==> flow/design.v <==
package mem_types;
    localparam NUM_SETS = 32;
    localparam NUM_ISETS= 32;
    typedef struct packed {  
        logic [(31-($clog2(NUM_SETS)+5)):00] tag;
        logic [($clog2(NUM_SETS)-1):00] set_addr;
        logic [04:00] offset;
        logic   [31:0]  ufp_addr;
        logic   [3:0]   ufp_rmask;
        logic   [3:0]   ufp_wmask;
        logic   [31:0]  ufp_wdata;
    } cache_t;
    typedef struct packed {  
        logic [(31-($clog2(NUM_ISETS)+5)):00] tag;
        logic [($clog2(NUM_ISETS)-1):00] set_addr;
        logic [04:00] offset;
        logic   [31:0]  ufp_addr;
        logic   [3:0]   ufp_rmask;
        logic   [3:0]   ufp_wmask;
        logic   [31:0]  ufp_wdata;
    } icache_t;
endpackage : mem_types
package rv32i_types;
    localparam NUM_ARCH_REG = 32;
    localparam NUM_ROB_ENTRIES = 8;
    localparam NUM_PHYS_REG = NUM_ROB_ENTRIES+ 32;
    localparam PHYS_REG_IDX = $clog2(NUM_PHYS_REG) - 1;
    localparam ARCH_REG_IDX = $clog2(NUM_ARCH_REG) - 1;
    localparam NUM_RS_ENTRIES = 2;
    localparam ST_Q_ENTRIES = 2;  
    localparam LD_RS_ENTRIES = 2;  
    localparam BRANCH_PRED_M = 1;
    localparam NUM_ORDER = 10;
    typedef struct packed {
        logic valid;
        logic [63:0] order;
        logic [31:0] inst;
        logic [ARCH_REG_IDX:0] rs1_addr, rs2_addr, rd_addr;
        logic [31:0] rs1_rdata, rs2_rdata, rd_wdata;
        logic [31:0] pc_rdata;
        logic [31:0] pc_wdata;
        logic [31:0] mem_addr;
        logic [3:0] mem_rmask;
        logic [3:0] mem_wmask;
        logic [31:0] mem_rdata;
        logic [31:0] mem_wdata;
    } rvfi_t;
    typedef struct packed {
        logic [ARCH_REG_IDX:0] rd;
        logic [PHYS_REG_IDX:0] pd;
        logic valid;
        logic [$clog2(NUM_ROB_ENTRIES)-1:0] rob_entry_idx;
        logic [31:0] rs1_value, rs2_value, value;
        logic [6:0]  opcode;
        logic [31:0] pc;
        logic [31:0] calculated_pc_next;
        logic [31:0] mem_addr;
        logic [3:0]  mem_rmask;
        logic [3:0]  mem_wmask;
        logic [31:0]  mem_rdata;
        logic [31:0]  mem_wdata;
    } cdb_entry_t; 
    typedef struct packed {
        logic   [31:0]  inst;  
        logic   [31:0]  pc;
        logic   [31:0]  pc_next;  
        logic           valid;  
        logic   [PHYS_REG_IDX:0]   ps1_s, ps2_s, pd_s;
        logic   [ARCH_REG_IDX:0]  rd_s, rs1_s, rs2_s;
        logic   ps1_valid, ps2_valid;
        logic   [2:0]   funct3;
        logic   [6:0]   funct7;
        logic   [6:0]   opcode;
        logic   [31:0]  imm;
        logic   [63:0]  order;
        logic   [BRANCH_PRED_M - 1:0]   br_hist;
        logic           regf_we;
    } decode_rename_to_dispatch_t;  
    typedef struct packed {
        logic [PHYS_REG_IDX:0] pd;
        logic [ARCH_REG_IDX:0] rs1, rs2, rd;
        logic           write_en;  
    } decode_rename_to_RAT_t;  
    typedef struct packed {
        logic [PHYS_REG_IDX:0] ps1, ps2;
        logic ps1_valid, ps2_valid;
    } RAT_to_decode_rename_t;  
    typedef struct packed {
        logic [ARCH_REG_IDX:0] rd;
        logic [PHYS_REG_IDX:0] pd;
        logic [31:0] pc;
        logic [31:0] pc_next;
        logic [63:0] order;
        logic [6:0] opcode;
        logic [31:0] calculated_pc_next;
        logic   [BRANCH_PRED_M - 1:0]   br_hist;
    } dispatch_to_ROB_only_data_t;  
    typedef struct packed {
        dispatch_to_ROB_only_data_t dispatch_to_ROB_only_data;  
        rvfi_t rvfi;
        logic enqueue_rob;
    } dispatch_to_ROB_t;
    typedef struct packed {
        logic commit;
        dispatch_to_ROB_only_data_t dispatch_data;
        rvfi_t rvfi;
    } ROB_entry_t;
    typedef struct packed {
        logic [($clog2(NUM_ROB_ENTRIES)-1):0] rob_entry_idx;
        logic is_rob_full;
    } ROB_to_dispatch_t;  
    typedef struct packed {
        ROB_entry_t rob_entry;
        logic is_rob_empty;
    } ROB_to_RRF_t;
    typedef struct packed {
        logic dequeue;
    } RRF_to_ROB_t;
    typedef struct packed {
        logic ps1_valid, ps2_valid;
        logic [PHYS_REG_IDX:0] ps1, ps2, pd;
        logic [ARCH_REG_IDX:0] rd;
        logic [2:0] funct3;
        logic [6:0] funct7;
        logic [6:0] opcode;
        logic [31:0] imm;
        logic [$clog2(NUM_ROB_ENTRIES)-1:0] rob_entry_idx;
        logic [31:0] pc;
        logic valid;
    } dispatch_to_rs_t;
    typedef struct packed {
        logic ps1_valid, ps2_valid;
        logic [PHYS_REG_IDX:0] ps1, ps2, pd;
        logic [ARCH_REG_IDX:0] rd;
        logic [2:0] funct3;
        logic [6:0] opcode;
        logic [31:0] imm;
        logic [$clog2(NUM_ROB_ENTRIES)-1:0] rob_entry_idx;
        logic [31:0] pc;
        logic valid;
    } dispatch_to_lsq_t;
    typedef struct packed {
        logic ps1_valid, ps2_valid;
        logic [PHYS_REG_IDX:0] ps1, ps2, pd;
        logic [ARCH_REG_IDX:0] rd;
        logic [2:0] funct3;
        logic [6:0] funct7;
        logic [6:0] opcode;
        logic [31:0] imm;
        logic [$clog2(NUM_ROB_ENTRIES)-1:0] rob_entry_idx;
        logic [31:0] pc;
        logic valid;
    } rs_to_alu_t;
       typedef struct packed {
        logic ps1_valid, ps2_valid;
        logic [PHYS_REG_IDX:0] ps1, ps2, pd;
        logic [ARCH_REG_IDX:0] rd;
        logic [2:0] funct3;
        logic [6:0] funct7;
        logic [6:0] opcode;
        logic [31:0] imm;
        logic [$clog2(NUM_ROB_ENTRIES)-1:0] rob_entry_idx;
        logic [31:0] pc;
        logic valid;
    } rs_to_br_t;
    typedef struct packed {
        logic ps1_valid, ps2_valid;
        logic [PHYS_REG_IDX:0] ps1, ps2, pd;
        logic [ARCH_REG_IDX:0] rd;
        logic [2:0] funct3;
        logic [6:0] funct7;
        logic [6:0] opcode;
        logic [31:0] imm;
        logic [$clog2(NUM_ROB_ENTRIES)-1:0] rob_entry_idx;
        logic [31:0] pc;
        logic valid;
    } rs_to_mult_t;
    typedef struct packed {
        logic ps1_valid, ps2_valid;
        logic [PHYS_REG_IDX:0] ps1, ps2, pd;
        logic [ARCH_REG_IDX:0] rd;
        logic [2:0] funct3;
        logic [6:0] funct7;
        logic [6:0] opcode;
        logic [31:0] imm;
        logic [$clog2(NUM_ROB_ENTRIES)-1:0] rob_entry_idx;
        logic [31:0] pc;
        logic valid;
    } rs_to_div_t;
    typedef struct packed {
        logic [PHYS_REG_IDX:0] pd;
        logic [ARCH_REG_IDX:0] rd;
        logic [2:0] funct3;
        logic [6:0] opcode;
        logic [$clog2(NUM_ROB_ENTRIES)-1:0] rob_entry_idx;
        logic [31:0] pc;
        logic valid;
    } mult_pipe_t;
    typedef struct packed {
        rs_to_alu_t data;
        logic [NUM_ORDER:0] order;
    } ALU_RS_entry_t;
    typedef struct packed {
        rs_to_alu_t data;
        logic [NUM_ORDER:0] order;
    } MUL_RS_entry_t;
    typedef struct packed {
        rs_to_br_t data;
        logic [NUM_ORDER:0] order;
    } BR_RS_entry_t;
    typedef struct packed {
        dispatch_to_lsq_t data;
        logic valid;
    } lsq_entry_t;
    typedef struct packed {
       logic   [31:0]  inst;
       logic   [31:0]  pc;
       logic   [31:0]  pc_next;
       logic   [63:0]  order;
       logic           valid;  
    } fetch_to_queue;  
    typedef enum logic [6:0] {
        op_b_lui       = 7'b0110111,  
        op_b_auipc     = 7'b0010111,  
        op_b_jal       = 7'b1101111,  
        op_b_jalr      = 7'b1100111,  
        op_b_br        = 7'b1100011,  
        op_b_load      = 7'b0000011,  
        op_b_store     = 7'b0100011,  
        op_b_imm       = 7'b0010011,  
        op_b_reg       = 7'b0110011   
    } rv32i_opcode;
    typedef enum logic [6:0] {
        base           = 7'b0000000,
        variant        = 7'b0100000,
        mult           = 7'b0000001
    } funct7_t;
    typedef enum logic [2:0] {
        arith_f3_add   = 3'b000,  
        arith_f3_sll   = 3'b001,
        arith_f3_slt   = 3'b010,
        arith_f3_sltu  = 3'b011,
        arith_f3_xor   = 3'b100,
        arith_f3_sr    = 3'b101,  
        arith_f3_or    = 3'b110,
        arith_f3_and   = 3'b111
    } arith_f3_t;
    typedef enum logic [2:0] {
        load_f3_lb     = 3'b000,
        load_f3_lh     = 3'b001,
        load_f3_lw     = 3'b010,
        load_f3_lbu    = 3'b100,
        load_f3_lhu    = 3'b101
    } load_f3_t;
    typedef enum logic [2:0] {
        store_f3_sb    = 3'b000,
        store_f3_sh    = 3'b001,
        store_f3_sw    = 3'b010
    } store_f3_t;
    typedef enum logic [2:0] { 
        branch_f3_beq  = 3'b000,
        branch_f3_bne  = 3'b001,
        branch_f3_blt  = 3'b100,
        branch_f3_bge  = 3'b101,
        branch_f3_bltu = 3'b110,
        branch_f3_bgeu = 3'b111
    } branch_f3_t;
    typedef enum logic [2:0] {
        alu_op_add     = 3'b000,
        alu_op_sll     = 3'b001,
        alu_op_sra     = 3'b010,
        alu_op_sub     = 3'b011,
        alu_op_xor     = 3'b100,
        alu_op_srl     = 3'b101,
        alu_op_or      = 3'b110,
        alu_op_and     = 3'b111
    } alu_ops;
    typedef enum logic [2:0] {
        mul_op_mul      = 3'b000,
        mul_op_mulh     = 3'b001,
        mul_op_mulhsu   = 3'b010,
        mul_op_mulhu    = 3'b011,
        mul_op_div      = 3'b100,
        mul_op_divu     = 3'b101,
        mul_op_rem      = 3'b110,
        mul_op_remu     = 3'b111
    } mul_ops;
    typedef union packed {
        logic [31:0] word;
        struct packed {
            logic [11:0] i_imm;
            logic [4:0]  rs1;
            logic [2:0]  funct3;
            logic [4:0]  rd;
            rv32i_opcode opcode;
        } i_type;
        struct packed {
            logic [6:0]  funct7;
            logic [4:0]  rs2;
            logic [4:0]  rs1;
            logic [2:0]  funct3;
            logic [4:0]  rd;
            rv32i_opcode opcode;
        } r_type;
        struct packed {
            logic [11:5] imm_s_top;
            logic [4:0]  rs2;
            logic [4:0]  rs1;
            logic [2:0]  funct3;
            logic [4:0]  imm_s_bot;
            rv32i_opcode opcode;
        } s_type;
        struct packed {
            logic [11:5] imm_s_top;
            logic [4:0]  rs2;
            logic [4:0]  rs1;
            logic [2:0]  funct3;
            logic [4:0]  imm_s_bot;
            rv32i_opcode opcode;
        } b_type;
        struct packed {
            logic [31:12] imm;
            logic [4:0]   rd;
            rv32i_opcode  opcode;
        } j_type;
    } instr_t;
endpackage : rv32i_types
module div_seq (
    input  logic        clk,
    input  logic        rst,
    input  logic        start,
    input  logic [32:0] a,
    input  logic [32:0] b,
    output logic        complete,
    output logic [32:0] quotient,
    output logic [32:0] remainder,
    output logic        divide_by_0
);
logic [5:0]  cnt;
logic [32:0] q_reg;      
logic [32:0] r_reg;      
logic [32:0] d_reg;      
logic        neg_q, neg_r, dbz;
logic [32:0] a_save;
logic [33:0] r_shift;
logic [34:0] r_sub;
assign r_shift = {r_reg, q_reg[32]};
assign r_sub   = {1'b0, r_shift} - {2'b00, d_reg};
always_ff @(posedge clk) begin
    if (rst) begin
        cnt <= '0;
    end else if (start) begin
        cnt    <= 6'd33;
        q_reg  <= a[32] ? (~a + 33'd1) : a;
        d_reg  <= b[32] ? (~b + 33'd1) : b;
        r_reg  <= '0;
        neg_q  <= a[32] ^ b[32];
        neg_r  <= a[32];
        dbz    <= (b == '0);
        a_save <= a;
    end else if (cnt != '0) begin
        cnt <= cnt - 6'd1;
        if (r_sub[34]) begin
            r_reg <= r_shift[32:0];
            q_reg <= {q_reg[31:0], 1'b0};
        end else begin
            r_reg <= r_sub[32:0];
            q_reg <= {q_reg[31:0], 1'b1};
        end
    end
end
assign complete    = (cnt == '0);
assign divide_by_0 = dbz;
assign quotient    = dbz ? '1 : (neg_q ? (~q_reg + 33'd1) : q_reg);
assign remainder   = dbz ? a_save : (neg_r ? (~r_reg + 33'd1) : r_reg);
endmodule
module divider_exec #(
    parameter NUM_STAGES = 33
)(
    input   rv32i_types::rs_to_div_t rs_to_div,
    input   logic [31: 0]   ps1_value,
    input   logic [31: 0]   ps2_value,
    input   logic           clk, rst,
    input   logic           cdb_arb_dequeue,           
    input   logic           res_station_select_from_RS,        
    output  rv32i_types::cdb_entry_t div_queue_result,
    output  logic           div_queue_is_full_to_CDB,       
    output  logic           div_is_ready_to_RS             
);
logic   [31: 0] div_queue_result_value;
rv32i_types::rs_to_div_t div_to_cdb_arb;
enum logic [1:0] {
    busy,
    not_busy = 2'b01,
    reset
} state;
logic [32:0] op_a;
logic [32:0] op_b;
logic [32:0] quotient;
logic [32:0] remainder;
logic divide_by_zero;
struct packed {
    rv32i_types::rs_to_div_t data;
    logic [31:0] ps1_value_shadow;
    logic [31:0] ps2_value_shadow;
} shadow_input;
logic shadow_overflow_flag;
assign shadow_overflow_flag = (shadow_input.ps1_value_shadow == 32'h80000000) && (shadow_input.ps2_value_shadow == '1);
logic div_is_done;
assign div_queue_is_full_to_CDB = div_is_done && state == busy;
always_ff @ (posedge clk) begin
    if(rst) begin
        state <= reset;
    end else begin
        case(state)
            busy: begin
                state <= cdb_arb_dequeue ? not_busy : state;
            end
            not_busy: begin
                state <= res_station_select_from_RS ? busy : state;
                shadow_input.data <= rs_to_div;
                shadow_input.ps1_value_shadow <= ps1_value;
                shadow_input.ps2_value_shadow <= ps2_value;
            end
            default: begin  
                state <= div_is_done ? not_busy : state;
                shadow_input <= '0;
            end
        endcase
    end
end
always_comb begin
    op_a = '0;
    op_b = '0;
    if(!rst) begin
        unique case(rs_to_div.funct3[0])
            1'b0: begin
                op_a = {ps1_value[31], ps1_value};
                op_b = {ps2_value[31], ps2_value};
            end
            1'b1: begin
                op_a = {1'b0, ps1_value};
                op_b = {1'b0, ps2_value};
            end
        endcase
    end
end
div_seq div_ip (
                .clk(clk),
                .rst(rst),
                .start(res_station_select_from_RS),
                .a(op_a),
                .b(op_b),
                .complete(div_is_done),
                .quotient(quotient),
                .remainder(remainder),
                .divide_by_0(divide_by_zero)
            );
always_comb begin
    div_to_cdb_arb = '0;
    div_is_ready_to_RS = '0; 
    div_queue_result_value = '0;
    if(!rst) begin
        unique case(state)
            busy: begin
                div_to_cdb_arb = shadow_input.data;
                div_is_ready_to_RS = '0;
            end
            not_busy: begin
                div_to_cdb_arb = '0;
                div_is_ready_to_RS = '1;            
            end
            default: begin
                div_to_cdb_arb = '0;
                div_is_ready_to_RS = '0;            
            end
        endcase
        unique case(shadow_input.data.funct3[1:0])
            2'b00: begin
                div_queue_result_value = divide_by_zero ? '1 : quotient[31:0];
                div_queue_result_value = shadow_overflow_flag ? 32'h80000000 : div_queue_result_value;
            end
            2'b01: begin
                div_queue_result_value = divide_by_zero ? '1 : quotient[31:0];
            end
            2'b10:begin
                div_queue_result_value = remainder[31:0];
                div_queue_result_value = shadow_overflow_flag ? 0 : div_queue_result_value;
            end
            2'b11: begin
                div_queue_result_value = remainder[31:0];
            end
        endcase
    end
    div_queue_result                = '0;
    div_queue_result.rd             = shadow_input.data.rd;
    div_queue_result.pd             = shadow_input.data.pd;
    div_queue_result.valid          = shadow_input.data.valid;
    div_queue_result.rob_entry_idx  = shadow_input.data.rob_entry_idx;
    div_queue_result.rs1_value      = shadow_input.ps1_value_shadow;
    div_queue_result.rs2_value      = shadow_input.ps2_value_shadow;
    div_queue_result.value          = div_queue_result_value;
    div_queue_result.pc            = shadow_input.data.pc;
    div_queue_result.calculated_pc_next = shadow_input.data.pc + 32'd4;
    div_queue_result.opcode        = shadow_input.data.opcode;
    div_queue_result.mem_addr      = '0;
    div_queue_result.mem_rmask     = '0;
    div_queue_result.mem_wmask     = '0;
    div_queue_result.mem_rdata     = '0;
    div_queue_result.mem_wdata     = '0;
end
endmodule
module div_unit
(
    input  logic        clk,
    input  logic        rst,
    input  logic        issue,           
    input  logic [2:0]  funct3,          
    input  logic [6:0]  opcode,
    input  logic [4:0]  rd,
    input  logic [5:0]  pd,
    input  logic [2:0]  rob_idx,
    input  logic [31:0] pc,
    input  logic [31:0] ps1_value,
    input  logic [31:0] ps2_value,
    output logic        ready,           
    input  logic        cdb_dequeue,     
    output logic        res_valid,
    output logic [4:0]  res_rd,
    output logic [5:0]  res_pd,
    output logic [2:0]  res_rob_idx,
    output logic [31:0] res_value,
    output logic [31:0] res_rs1_value,
    output logic [31:0] res_rs2_value,
    output logic [31:0] res_pc,
    output logic [31:0] res_pc_next,
    output logic [6:0]  res_opcode
);
rv32i_types::rs_to_div_t rs;
rv32i_types::cdb_entry_t res;
always_comb begin
    rs               = '0;
    rs.valid         = issue;
    rs.funct3        = funct3;
    rs.opcode        = opcode;
    rs.rd            = rd;
    rs.pd            = pd;
    rs.rob_entry_idx = rob_idx;
    rs.pc            = pc;
end
divider_exec div (
    .rs_to_div                  (rs),
    .ps1_value                  (ps1_value),
    .ps2_value                  (ps2_value),
    .clk                        (clk),
    .rst                        (rst),
    .cdb_arb_dequeue            (cdb_dequeue),
    .res_station_select_from_RS (issue),
    .div_queue_result           (res),
    .div_queue_is_full_to_CDB   (res_valid),
    .div_is_ready_to_RS         (ready)
);
assign res_rd        = res.rd;
assign res_pd        = res.pd;
assign res_rob_idx   = res.rob_entry_idx;
assign res_value     = res.value;
assign res_rs1_value = res.rs1_value;
assign res_rs2_value = res.rs2_value;
assign res_pc        = res.pc;
assign res_pc_next   = res.calculated_pc_next;
assign res_opcode    = res.opcode;
endmodule
Tool chain data of div_unit. What the tools print for div_unit, step after step. Line numbers count from 1 in the design file above. A cell with n/a has no value.

Top: div_unit. Clock port: clk. Standard-cell library: sky130hd. Corner: tt_025C_1v80.

After elaboration. Yosys after proc, flatten, opt, wreduce and memory -nomap, before mapping. Memory bits, and registers merged into a memory's read port (data or address), are not among the register bits. Print and check cells are not counted. Equal cells are merged and count once.

Input bits: 124. Under output and inout bits stands 183. Under elaborated cells stands 81. The entry for register bits reads 302.

$add $sub $neg: 7. Under equality and inequality tests stands 8. The figure for reductions and logical operators is 14. For mux-type cells the number is 30. The entry for bitwise logic cells reads 8.

Operators with widths (count): 32-bit two-way mux (8); 33-bit two-way mux (7); 96-bit case mux with 2-bit select (1); 33-bit case mux with 2-bit select (2); 32-bit case mux with 4-bit select (1); 32-bit case mux with 2-bit select (2); 33-bit by 1-bit adder with 33-bit output with constant B (2); 33-bit NOT (2); 32-bit by 1-bit adder with 32-bit output with constant B (2); 32-bit == test with constant B (2); 32-bit NOT (2); 34-bit by 33-bit subtractor with 35-bit output (1); 33-bit logical NOT (1); 32-bit by 3-bit adder with 32-bit output with constant B (1); 6-bit two-way mux (2); 2-bit AND reduction (3); 6-bit by 1-bit subtractor with 6-bit output with constant B (1); 6-bit logical NOT (1); 6-bit nonzero test (1); 2-bit two-way mux (3); 2-bit by 1-bit == test with 1-bit output with constant B (2); 2-bit == test with constant B (2); 2-bit inequality test with constant B (2); 2-bit logical NOT (2); 2-bit case mux with 2-bit select (1); 1-bit NOT (3); 3-bit AND reduction (1); 3-bit nonzero test (1).

Not listed: further kinds 5, cells in them 8.

Depth. Depth = most cells in a row (Yosys ltp): at word level without a register or memory, in the mapped netlist without a sequential cell, where the memories' decode and read muxes count.

The figure for depth after elaboration is 7. The entry for ABC_AREA reads 0. Depth in mapped cells: 15. For depth with buffers taken out the number is 13.

After synthesis. Yosys stat after the flow's synthesis: flattened, memories mapped to cells. It holds for the ABC_AREA given above (unset counts as 0); a run with the other value may have another netlist. Totals and module areas in this step are rounded.

Synthesis area: 16900 um^2. Under standard cells after synthesis stands 1726. Under mapped flip-flops stands 262.

Cells by type (count): sky130_fd_sc_hd__edfxtp_1 (253); sky130_fd_sc_hd__buf_4 (120); sky130_fd_sc_hd__xnor2_1 (100); sky130_fd_sc_hd__and2_1 (127); sky130_fd_sc_hd__nor2_1 (158); sky130_fd_sc_hd__xor2_1 (67); sky130_fd_sc_hd__ha_1 (41); sky130_fd_sc_hd__a21oi_1 (100); sky130_fd_sc_hd__nand2_1 (110); sky130_fd_sc_hd__o21ai_0 (73); sky130_fd_sc_hd__nor2b_1 (50); sky130_fd_sc_hd__o31ai_1 (41); sky130_fd_sc_hd__clkbuf_1 (67); sky130_fd_sc_hd__inv_1 (60); sky130_fd_sc_hd__nand4_1 (35); sky130_fd_sc_hd__o22ai_1 (33); sky130_fd_sc_hd__dfxtp_1 (9); sky130_fd_sc_hd__nor4_1 (26).

Other cell types: 51; their cells: 256. The figures by module come from a second, unflattened synthesis with its own total; it is not the netlist above.

The figure for cells (unflattened synthesis) is 1792. The figure for area (unflattened synthesis) is 17900 um^2.

Each row is one instance without its submodules.

Modules: div_seq (sequential area 4140 um^2, cells 1073, area 10100 um^2, times used 1); divider_exec (sequential area 3660 um^2, cells 718, area 7770 um^2, times used 1); div_unit (sequential area 0.0 um^2, cells 1, area 3.8 um^2, times used 1).

Timing after synthesis. Path of least setup slack by OpenSTA after synthesis, without wires, with an ideal clock, recovery checks aside; 20% of the period is set as input and as output delay. Where synthesis merged equal registers, the netlist keeps one of their names.

Kind: input to register. From: input port rst. To: register div.shadow_input. For slack the number is -2.609 ns. The figure for path delay is 7.009 ns. The figure for stages is 8. Arrival: 7.511 ns. The entry for path buffers reads 7. Input delay: 1.100 ns. The figure for time at the first pin is 1.100 ns. For setup time the number is 0.598 ns. The entry for clock period reads 5.5 ns. For synthesis period reached the number is 8.109 ns.

"path delay" is the arrival time less input delay plus setup time. "stages" counts driving pins, that of a launching flip-flop among them; a cell with two outputs on the path counts twice. "synthesis period reached" = period - worst setup slack (recovery checks aside). The figure is calculated, with input and output delays left at 20% of the set period. An end named without its bit number is one bit of that signal or, where synthesis recoded a state register, one of its new flip-flops. Between the ends stands the longest chain of elaborated cells between them, by number of cells; it is not shown to be the way that was timed. Of several equally long chains one is given. A line is the first line of the expression or statement that the cell stems from. Yosys adds cells for indexed reads and writes and turns some case tables into memories.

Cells stage by stage: sky130_fd_sc_hd__clkbuf_1 > sky130_fd_sc_hd__buf_1 > sky130_fd_sc_hd__clkbuf_1 > sky130_fd_sc_hd__clkbuf_1 > sky130_fd_sc_hd__clkbuf_1 > sky130_fd_sc_hd__buf_1 > sky130_fd_sc_hd__buf_1 > sky130_fd_sc_hd__nor2_1. For length of the longest elaborated chain the number is 2. The figure for elaborated cells between the ends (all ways) is 2. Under RTL lines with such cells stands 0.

RTL lines, path post-synthesis: start, declared (RTL line 516) `input  logic        rst,`; 1-bit NOT; 2-bit AND reduction; end, assigned (RTL line 427) `shadow_input <= '0;`; end, declared (RTL line 406) `} shadow_input;`.

Timing after layout. From the final timing report of flow run 2: the path of least setup slack in the routed layout; clock arrival at registers is part of the times.

Kind: register to output. From: register div.div_ip.r_reg[8]. To: output port res_value[29]. For slack the number is 0.22 ns. Arrival: 4.08 ns. The entry for path buffers reads 1. The figure for time at the first pin is 0.57 ns. The entry for clock period reads 5.38 ns. The figure for stages is 11.

Between the ends stands the longest chain of elaborated cells between them, by number of cells; it is not shown to be the way that was timed. Of several equally long chains one is given. A register here has more assigning lines than the two given.

Cells stage by stage: sky130_fd_sc_hd__edfxtp_1 > sky130_fd_sc_hd__or4_4 > sky130_fd_sc_hd__or4_4 > sky130_fd_sc_hd__or4_4 > sky130_fd_sc_hd__or4_4 > sky130_fd_sc_hd__o41ai_2 > sky130_fd_sc_hd__xor2_1 > sky130_fd_sc_hd__mux2i_1 > sky130_fd_sc_hd__o22ai_1 > sky130_fd_sc_hd__nor2_1 > sky130_fd_sc_hd__dlygate4sd2_1. For length of the longest elaborated chain the number is 7. The figure for elaborated cells between the ends (all ways) is 7. Under RTL lines with such cells stands 4.

RTL lines, path post-layout: start, declared (RTL line 341) `logic [32:0] r_reg;`; start, assigned (RTL line 364) `r_reg <= r_shift[32:0];`; start, assigned (RTL line 367) `r_reg <= r_sub[32:0];`; 32-bit NOT (RTL line 375) `assign remainder   = dbz ? a_save : (neg_r ? (~r_reg + 33'd1) : r_reg);`; 32-bit by 1-bit adder with 32-bit output (RTL line 375); 32-bit two-way mux x2 (RTL line 375); 32-bit two-way mux (RTL line 488) `div_queue_result_value = shadow_overflow_flag ? 0 : div_queue_result_value;`; 32-bit case mux with 4-bit select (RTL line 478) `unique case(shadow_input.data.funct3[1:0])`; 32-bit two-way mux (RTL line 463) `if(!rst) begin`; end, declared (RTL line 532) `output logic [31:0] res_value,`.

Hand-over note for div_unit

Below are 3 stored runs of the flow (Yosys, OpenROAD; platform sky130hd) on div_unit, each with its settings and what was measured, unordered. Constraints: input delay and output delay 20% of the set period each, output load 0.01 pF. By "clock period reached" is meant the clock period of the run minus its worst setup slack. This is arithmetic on one report: input and output delays are still those of the set period (20% each). "time used up by the worst setup path": the worst setup path's part of the clock period (all of it between registers, 20% less for each end at a port) less its slack. A launch clock that arrives late makes it longer, a capture clock that arrives late makes it shorter. "power consumption" rests on the timing tool's default activity at the inputs, not on a simulated workload. Results are given in rounded form.

Files of flow run 1:
==> flow/run.sh <==
#!/bin/bash
# the make line also repeats the synthesis and layout settings of config.mk as NAME=value (left out here)
make -C /OpenROAD-flow-scripts/flow DESIGN_CONFIG=/design/flow/config.mk WORK_HOME=/design/flow/orfs CLKGATE_MAP_FILE= finish
==> flow/config.mk <==
export PLATFORM = sky130hd
export DESIGN_NAME = div_unit
export DESIGN_NICKNAME = div_unit
export VERILOG_FILES = /design/flow/design.v
export SDC_FILE = /design/flow/constraint.sdc
export NUM_CORES = 4
export LEC_CHECK = 0
export CAP_MARGIN = 20
export CORE_MARGIN = 4
export CORE_UTILIZATION = 70
export GPL_TIMING_DRIVEN = 1
export MAX_ROUTING_LAYER = met5
export PLACE_DENSITY = 0.38
export SLEW_MARGIN = 35
==> flow/constraint.sdc <==
create_clock -name core_clock -period 3.22 [get_ports {clk}]
set_input_delay 0.6440 -clock core_clock [delete_from_list [all_inputs] [get_ports {clk}]]
set_output_delay 0.6440 -clock core_clock [all_outputs]
set_load 0.01 [all_outputs]

Outcome of flow run 1: unfinished; error DPL-0033 in clock tree synthesis.

Files of flow run 2:
==> flow/run.sh <==
#!/bin/bash
# the make line also repeats the synthesis and layout settings of config.mk as NAME=value (left out here)
make -C /OpenROAD-flow-scripts/flow DESIGN_CONFIG=/design/flow/config.mk WORK_HOME=/design/flow/orfs CLKGATE_MAP_FILE= finish
==> flow/config.mk <==
export PLATFORM = sky130hd
export DESIGN_NAME = div_unit
export DESIGN_NICKNAME = div_unit
export VERILOG_FILES = /design/flow/design.v
export SDC_FILE = /design/flow/constraint.sdc
export NUM_CORES = 4
export LEC_CHECK = 0
export CAP_MARGIN = 20
export CORE_MARGIN = 2
export CORE_UTILIZATION = 40
export PLACE_DENSITY = 0.6
export SLEW_MARGIN = 20
==> flow/constraint.sdc <==
create_clock -name core_clock -period 5.38 [get_ports {clk}]
set_input_delay 1.0760 -clock core_clock [delete_from_list [all_inputs] [get_ports {clk}]]
set_output_delay 1.0760 -clock core_clock [all_outputs]
set_load 0.01 [all_outputs]

Results of flow run 2. The setup slack of the worst path stands at 0.222 ns. The time used up by the worst setup path comes to 4.08 ns. Worst path kind: register to output. The measured die footprint is 43900 um^2. The measured std-cell area (final layout) is 20800 um^2. The worst hold slack in the final report is 0.459 ns. For the power consumption the run shows 7.21 mW. The measured utilization is 49.8%. The setup total negative slack reads 0.000 ns. The mapped cell area after synthesis comes to 16900 um^2. The clock period reached stands at 5.158 ns.

Files of flow run 3:
==> flow/run.sh <==
#!/bin/bash
# the make line also repeats the synthesis and layout settings of config.mk as NAME=value (left out here)
make -C /OpenROAD-flow-scripts/flow DESIGN_CONFIG=/design/flow/config.mk WORK_HOME=/design/flow/orfs CLKGATE_MAP_FILE= finish
==> flow/config.mk <==
export PLATFORM = sky130hd
export DESIGN_NAME = div_unit
export DESIGN_NICKNAME = div_unit
export VERILOG_FILES = /design/flow/design.v
export SDC_FILE = /design/flow/constraint.sdc
export NUM_CORES = 4
export LEC_CHECK = 0
export CAP_MARGIN = 20
export CELL_PAD_IN_SITES_DETAIL_PLACEMENT = 1
export CELL_PAD_IN_SITES_GLOBAL_PLACEMENT = 1
export CORE_MARGIN = 7
export CORE_UTILIZATION = 40
export CTS_CLUSTER_DIAMETER = 110
export HOLD_SLACK_MARGIN = 0.11
export MAX_ROUTING_LAYER = met4
export PLACE_DENSITY_LB_ADDON = 0.19
export SETUP_SLACK_MARGIN = 0.23
export SLEW_MARGIN = 20
==> flow/constraint.sdc <==
create_clock -name core_clock -period 5.5 [get_ports {clk}]
set_input_delay 1.1000 -clock core_clock [delete_from_list [all_inputs] [get_ports {clk}]]
set_output_delay 1.1000 -clock core_clock [all_outputs]
set_load 0.01 [all_outputs]

Results of flow run 3. The setup slack of the worst path stands at 0.346 ns. The time used up by the worst setup path comes to 4.05 ns. Worst path kind: register to output. The measured die footprint is 48200 um^2. The measured std-cell area (final layout) is 20800 um^2. The worst hold slack in the final report is 0.458 ns. For the power consumption the run shows 7.19 mW. The measured utilization is 49.8%. The setup total negative slack reads 0.000 ns. The mapped cell area after synthesis comes to 16900 um^2. The clock period reached stands at 5.154 ns.

End of note.
